==> flow/design.v <==
module mult(input [3:0] a, input [3:0] b, output reg [8:0] c
    );
always@(*)
c= a*b;
endmodule
module ad(input [8:0] a1, input [8:0] b1, output reg [9:0] c1
    );
always@(*)
c1= a1+b1;
endmodule
module ad2(input [8:0] a2, input [9:0] b2, output reg [10:0] c2
    );
always@(*)
c2= a2+b2;
endmodule
module ad3(input [8:0] a3, input [10:0] b3, output reg [11:0] c3
    );
always@(*)
c3= a3+b3;
endmodule
`timescale 1ns / 1ps
module mem_ram (input clk, wren, 
                input [3:0] d11,input [3:0] d12,input [3:0] d13,input [3:0] d14,input [3:0] d15,input [3:0] d16,input [3:0] d17,input [3:0]d18,
					 input [3:0] d21,input [3:0] d22,input [3:0] d23,input [3:0] d24,input [3:0] d25,input [3:0] d26,input [3:0] d27,input [3:0]d28,
					 input [3:0] d31,input [3:0] d32,input [3:0] d33,input [3:0] d34,input [3:0] d35,input [3:0] d36,input [3:0] d37,input [3:0]d38,
					 input [3:0] d41,input [3:0] d42,input [3:0] d43,input [3:0] d44,input [3:0] d45,input [3:0] d46,input [3:0] d47,input [3:0]d48,
					 input [3:0] r1,input [3:0] r2,
					 input [3:0] r3,input [3:0] r4,
					 output [11:0] w_sum11,
					 output [11:0] w_sum12,
					 output [11:0] w_sum13,
					 output [11:0] w_sum14,
					 output [11:0] w_sum15,
					 output [11:0] w_sum16,
					 output [11:0] w_sum17,
					 output [11:0] w_sum18
					 );
  reg [31:0] mem [3:0];  
  wire [8:0] p11, p21,p31,p41;
  wire [8:0] p12, p22,p32,p42;
  wire [8:0] p13, p23,p33,p43;
  wire [8:0] p14, p24,p34,p44;
  wire [8:0] p15, p25,p35,p45;
  wire [8:0] p16, p26,p36,p46;
  wire [8:0] p17, p27,p37,p47;
  wire [8:0] p18, p28,p38,p48;
wire [9:0] s11,s12,s13,s14,s15,s16,s17,s18;
wire [10:0] s21,s22,s23,s24,s25,s26,s27,s28;
wire [11:0] s31,s32,s33,s34,s35,s36,s37,s38;
  always @(posedge clk) 
      begin
            if (wren) begin
                mem[0][31-:4]<=d11;
					 mem[0][27-:4] <=d12;
					 mem[0][23-:4]<=d13;
					 mem[0][19-:4]<=d14;
					 mem[0][15-:4]<=d15;
					 mem[0][11-:4]<=d16;
					 mem[0][7-:4]<=d17;
					 mem[0][3-:4]<=d18;
					 mem[1][31-:4]<=d21;
					 mem[1][27-:4] <=d22;
					 mem[1][23-:4]<=d23;
					 mem[1][19-:4]<=d24;
					 mem[1][15-:4]<=d25;
					 mem[1][11-:4]<=d26;
					 mem[1][7-:4]<=d27;
					 mem[1][3-:4]<=d28;
					 mem[2][31-:4]<=d31;
					 mem[2][27-:4] <=d32;
					 mem[2][23-:4]<=d33;
					 mem[2][19-:4]<=d34;
					 mem[2][15-:4]<=d35;
					 mem[2][11-:4]<=d36;
					 mem[2][7-:4]<=d37;
					 mem[2][3-:4]<=d38;
					 mem[3][31-:4]<=d41;
					 mem[3][27-:4] <=d42;
					 mem[3][23-:4]<=d43;
					 mem[3][19-:4]<=d44;
					 mem[3][15-:4]<=d45;
					 mem[3][11-:4]<=d46;
					 mem[3][7-:4]<=d47;
					 mem[3][3-:4]<=d48;
            end
		end		 
generate
   mult m11(.a(r1),
				.b(mem[0][31-:4]),
				.c(p11) 
				);
	mult m21(
	         .a(r2),
				.b(mem[1][31-:4]),
				.c(p21)
	         );		
   mult m31(
	         .a(r3),
				.b(mem[2][31-:4]),
				.c(p31)
	         );		
   mult m41(
	         .a(r4),
				.b(mem[3][31-:4]), 
				.c(p41)
	         );	
  ad add11 ( 
            .a1(p11),
				.b1(p21),
				.c1(s11)
           );  
  ad2 add21 (
            .b2(s11),
				.a2(p31),
				.c2(s21)
          );
  ad3 add31 (
             .b3(s21),
				 .a3(p41),
				 .c3(s31)
				 );
    mult m12(.a(r1),
				.b(mem[0][27-:4]),
				.c(p12)
				);
	mult m22(
	         .a(r2),
				.b(mem[1][27-:4]),
				.c(p22)
	         );		
   mult m32(
	         .a(r3),
				.b(mem[2][27-:4]),
				.c(p32)
	         );		
   mult m42(
	         .a(r4),
				.b(mem[3][27-:4]), 
				.c(p42)
	         );	
  ad add12 ( 
            .a1(p12),
				.b1(p22),
				.c1(s12)
           );  
  ad2 add22 (
            .b2(s12),
				.a2(p32),
				.c2(s22)
          );
  ad3 add32 (
             .b3(s22),
				 .a3(p42),
				 .c3(s32)
				 );
   mult m13(.a(r1),
				.b(mem[0][23-:4]),
				.c(p13)
				);
	mult m23(
	         .a(r2),
				.b(mem[1][23-:4]),
				.c(p23)
	         );		
   mult m33(
	         .a(r3),
				.b(mem[2][23-:4]),
				.c(p33)
	         );		
   mult m43(
	         .a(r4),
				.b(mem[3][23-:4]), 
				.c(p43)
	         );	
  ad add13 ( 
            .a1(p13),
				.b1(p23),
				.c1(s13)
           );  
  ad2 add23 (
            .b2(s13),
				.a2(p33),
				.c2(s23)
          );
  ad3 add33 (
             .b3(s23),
				 .a3(p43),
				 .c3(s33)
				 );
  mult m14(.a(r1),
				.b(mem[0][19-:4]),
				.c(p14)
				);
	mult m24(
	         .a(r2),
				.b(mem[1][19-:4]),
				.c(p24)
	         );		
   mult m34(
	         .a(r3),
				.b(mem[2][19-:4]),
				.c(p34)
	         );		
   mult m44(
	         .a(r4),
				.b(mem[3][19-:4]), 
				.c(p44)
	         );	
  ad add14 ( 
            .a1(p14),
				.b1(p24),
				.c1(s14)
           );  
  ad2 add24 (
            .b2(s14),
				.a2(p34),
				.c2(s24)
          );
  ad3 add34 (
             .b3(s24),
				 .a3(p44),
				 .c3(s34)
				 );
  mult m15(.a(r1),
				.b(mem[0][15-:4]),
				.c(p15)
				);
	mult m25(
	         .a(r2),
				.b(mem[1][15-:4]),
				.c(p25)
	         );		
   mult m35(
	         .a(r3),
				.b(mem[2][15-:4]),
				.c(p35)
	         );		
   mult m45(
	         .a(r4),
				.b(mem[3][15-:4]), 
				.c(p45)
	         );	
  ad add15 ( 
            .a1(p15),
				.b1(p25),
				.c1(s15)
           );  
  ad2 add25 (
            .b2(s15),
				.a2(p35),
				.c2(s25)
          );
  ad3 add35 (
             .b3(s25),
				 .a3(p45),
				 .c3(s35)
				 );
   mult m16(.a(r1),
				.b(mem[0][11-:4]),
				.c(p16)
				);
	mult m26(
	         .a(r2),
				.b(mem[1][11-:4]),
				.c(p26)
	         );		
   mult m36(
	         .a(r3),
				.b(mem[2][11-:4]),
				.c(p36)
	         );		
   mult m46(
	         .a(r4),
				.b(mem[3][11-:4]), 
				.c(p46)
	         );	
  ad add16 ( 
            .a1(p16),
				.b1(p26),
				.c1(s16)
           );  
  ad2 add26 (
            .b2(s16),
				.a2(p36),
				.c2(s26)
          );
  ad3 add36 (
             .b3(s26),
				 .a3(p46),
				 .c3(s36)
				 );
   mult m17(.a(r1),
				.b(mem[0][7-:4]),
				.c(p17)
				);
	mult m27(
	         .a(r2),
				.b(mem[1][7-:4]),
				.c(p27)
	         );		
   mult m37(
	         .a(r3),
				.b(mem[2][7-:4]),
				.c(p37)
	         );		
   mult m47(
	         .a(r4),
				.b(mem[3][7-:4]), 
				.c(p47)
	         );	
  ad add17 ( 
            .a1(p17),
				.b1(p27),
				.c1(s17)
           );  
  ad2 add27 (
            .b2(s17),
				.a2(p37),
				.c2(s27)
          );
  ad3 add37 (
             .b3(s27),
				 .a3(p47),
				 .c3(s37)
				 );
  mult m18(.a(r1),
				.b(mem[0][3-:4]),
				.c(p18)
				);
	mult m28(
	         .a(r2),
				.b(mem[1][3-:4]),
				.c(p28)
	         );		
   mult m38(
	         .a(r3),
				.b(mem[2][3-:4]),
				.c(p38)
	         );		
   mult m48(
	         .a(r4),
				.b(mem[3][3-:4]), 
				.c(p48)
	         );	
  ad add18 ( 
            .a1(p18),
				.b1(p28),
				.c1(s18)
           );  
  ad2 add28 (
            .b2(s18),
				.a2(p38),
				.c2(s28)
          );
  ad3 add38 (
             .b3(s28),
				 .a3(p48),
				 .c3(s38)
				 );
assign w_sum11 =s31;
assign w_sum12 =s32;
assign w_sum13 =s33;
assign w_sum14 =s34;
assign w_sum15 =s35;
assign w_sum16 =s36;
assign w_sum17 =s37;
assign w_sum18 =s38;
endgenerate
endmodule
# From RTL to reports: mem_ram
# What the tools print for mem_ram, step after step.
# Lines are those of the file above, counted from 1.
# Cell names lack the library's common part.
# A cell with - has no value.
# inputs
top_module	mem_ram
clock	clk
cell_library	sky130hd
corner	tt_025C_1v80

# Word-level counts
# Yosys after proc, flatten, opt, wreduce and memory -nomap, before mapping. Enables and synchronous resets that opt folds into registers are not counted as muxes. Print and check cells are not counted. Equal cells are merged and count once.
# bits
input_bits	146
mem_count	0
latchBits	0
output_inout_bits	96
romBits	0
mem_bits_rw	0
clocked_rd_ports_x_width	0
reg_bits	128
# op_classes
n_reduce_logical	0
add_sub_neg	24
n_mul	32
equal	0
mux	0
cmp	0
n_logic	0
div	0
shifts	0
# ops
cell	n
4-bit by 4-bit multiplier with 8-bit output	32
8-bit by 10-bit adder with 11-bit output	8
8-bit by 9-bit adder with 10-bit output	8
8-bit by 8-bit adder with 9-bit output	8

# Logic depth
# Yosys ltp: most cells in a row. Word level: on the elaborated netlist, between registers, memories and ports. Mapped: between sequential cells and ports; inverters and the memories' decode and read muxes count.
# depth
word_depth	4
ABC_AREA	0
mapped_depth	19
depth_no_buf	18

# After synthesis
# Yosys stat after the flow's synthesis: flattened, memories mapped to cells. It holds for the ABC_AREA given above (unset counts as 0); a run with the other value may have another netlist.
# by_type
type	n	type_area_um2
fa_1	384	7.69E+03
edfxtp_1	128	3.84E+03
ha_1	288	3.6E+03
and2_1	348	2.18E+03
inv_1	575	2158.32
nand2_1	183	686.909
clkbuf_1	48	180.173
a21oi_1	35	175.168
xnor2_1	20	175.168
xor2_1	14	122.618
a21o_1	13	97.594
o21a_1	12	90.086
o21ai_0	16	80.077
a211oi_2	6	75.072
buf_4	8	60.058
mux2i_1	6	60.058
nor2_1	16	60.058
a211oi_1	7	52.55
# Other cell types: 23; their cells: 67.
# mapped
ffs	128
synth_area_um2	21848.5
buffers	56
mapped_cells	2174
# By module: a second synthesis without flattening, with its own total; a netlist apart from the flattened one above.
# unflattened
hier_cells	3088
hier_area_um2	28577.4
# Rows give one instance, submodules left out.
# modules
module	mod_seq_area_um2	n_inst	area_um2	n_cells
mult	0.0	32	459.2	53
mem_ram	3843.7	1	3843.7	128
ad3	0.0	8	475.5	63
ad2	0.0	8	431.7	53
ad	0.0	8	347.8	42

# Timing after synthesis
# OpenSTA on the mapped netlist: ideal clock, no wires. The path of least setup slack (recovery checks aside). Input and output delay are each 20% of the period. Register names are those of the netlist, which keeps one name where synthesis merged equal registers.
# synth_timing
path_type	input-to-output
start	in r4[3]
end	out w_sum12[10]
setup_slack_ns	1.527
in_delay_ns	2.000
delay_ns	4.473
t_first_pin_ns	2.000
clock_period_ns	10.0
arrival_ns	6.473
driving_pins	16
synth_period_reached_ns	8.473
# "delay_ns" is the arrival time less input delay plus setup time.
# A path that ends at an output port has no setup time.
# "driving_pins" counts driving pins, that of a launching flip-flop among them; a cell with two outputs on the path counts twice.
# "synth_period_reached_ns" = period - worst setup slack (recovery checks aside). The figure is calculated, with input and output delays left at 20% of the set period.
# The rows between start and end are the longest chain of elaborated cells between them; the timing report does not say that the signal goes this way. Where chains are equally long, one stands for them.
# Each line given opens the expression or statement behind the cell; cells for indexed reads and writes are added by Yosys, which also makes memories of some case tables.
# synth_between
cell_sequence	clkbuf_1 -> nand2_1 -> fa_1 -> fa_1 -> inv_1 -> fa_1 -> fa_1 -> fa_1 -> inv_1 -> fa_1 -> inv_1 -> ha_1 -> a211o_1 -> a21oi_2 -> a21oi_1 -> o21a_1
elab_chain_cells	2
# synth_rtl
item	line_no	source
start: declaration	28	input [3:0] r3,input [3:0] r4,
4-bit by 4-bit multiplier with 8-bit output	4	c= a*b;
8-bit by 10-bit adder with 11-bit output	19	c3= a3+b3;
end: declaration	30	output [11:0] w_sum12,

# Timing after layout
# From the final timing report of run 1: the path of least setup slack in the routed layout; clock arrival at registers is part of the times.
# layout_timing
path_type	input-to-output
start	in r4[2]
end	out w_sum12[9]
arrival_ns	9.06
clock_period_ns	15.3
in_delay_ns	3.06
driving_pins	18
setup_slack_ns	3.18
t_first_pin_ns	3.06
# The rows between start and end are the longest chain of elaborated cells between them; the timing report does not say that the signal goes this way. Where chains are equally long, one stands for them.
# layout_between
cell_sequence	buf_2 -> buf_4 -> nand2_1 -> fa_1 -> fa_1 -> inv_1 -> fa_1 -> fa_1 -> fa_1 -> inv_1 -> fa_1 -> inv_1 -> ha_1 -> o21ai_1 -> nor3_1 -> mux2i_1 -> nand3_1 -> clkdlybuf4s50_1
elab_chain_cells	2
# layout_rtl
item	line_no	source
start: declaration	28	input [3:0] r3,input [3:0] r4,
4-bit by 4-bit multiplier with 8-bit output	4	c= a*b;
8-bit by 10-bit adder with 11-bit output	19	c3= a3+b3;
end: declaration	30	output [11:0] w_sum12,

# 4 stored runs of mem_ram in the flow (synthesis by Yosys, layout by OpenROAD, sky130hd cells), in arbitrary order. Constraints: input delay and output delay 20% of the set period each, output load 0.01 pF.
# By "period_less_ws_ns" is meant the clock period of the run minus its worst setup slack. This is arithmetic on one report: input and output delays are still those of the set period (20% each).
# "worst_path_allowed_less_slack_ns" is the time allowed to the run's worst setup path (the clock period less input and output delay, where it has them) less its slack. Clock arrival times count: a late capture clock shortens it, a late launch clock lengthens it.
# Among the settings, -- means not set for that run.
stored run	CAP_MARGIN	CELL_PAD_IN_SITES_DETAIL_PLACEMENT	CELL_PAD_IN_SITES_GLOBAL_PLACEMENT	CORE_MARGIN	CORE_UTILIZATION	CTS_CLUSTER_SIZE	GPL_TIMING_DRIVEN	PLACE_DENSITY_LB_ADDON	SETUP_SLACK_MARGIN	SLEW_MARGIN	TNS_END_PERCENT	period_ns	HOLD_SLACK_MARGIN	MIN_ROUTING_LAYER	PLACE_DENSITY	period_less_ws_ns	die_um2	fin_ws_ns	post_synth_area_um2	post_route_util_pct	worst_path_allowed_less_slack_ns	worstPathKind	setupTns_ns
run 1	30	2	1	7	18	22	1	0.09	0.31	5	25	15.3	--	--	--	12.116	131330.0	3.184	21848.5	22.2	6.00	input-to-output	0.000
run 2	20	--	--	2	40	--	--	--	--	20	--	10.0	--	--	--	9.648	56506.0	0.352	21848.5	47.7	5.65	input-to-output	0.000
run 3	20	--	--	2	40	--	--	--	--	20	--	10.0	0.2	met2	--	9.682	56506.0	0.318	21848.5	47.8	5.68	input-to-output	0.000
run 4	40	--	--	6	54	--	1	--	-0.77	20	55	11.2	--	--	0.82	10.409	45430.8	0.791	21848.5	63.8	5.93	input-to-output	0.000
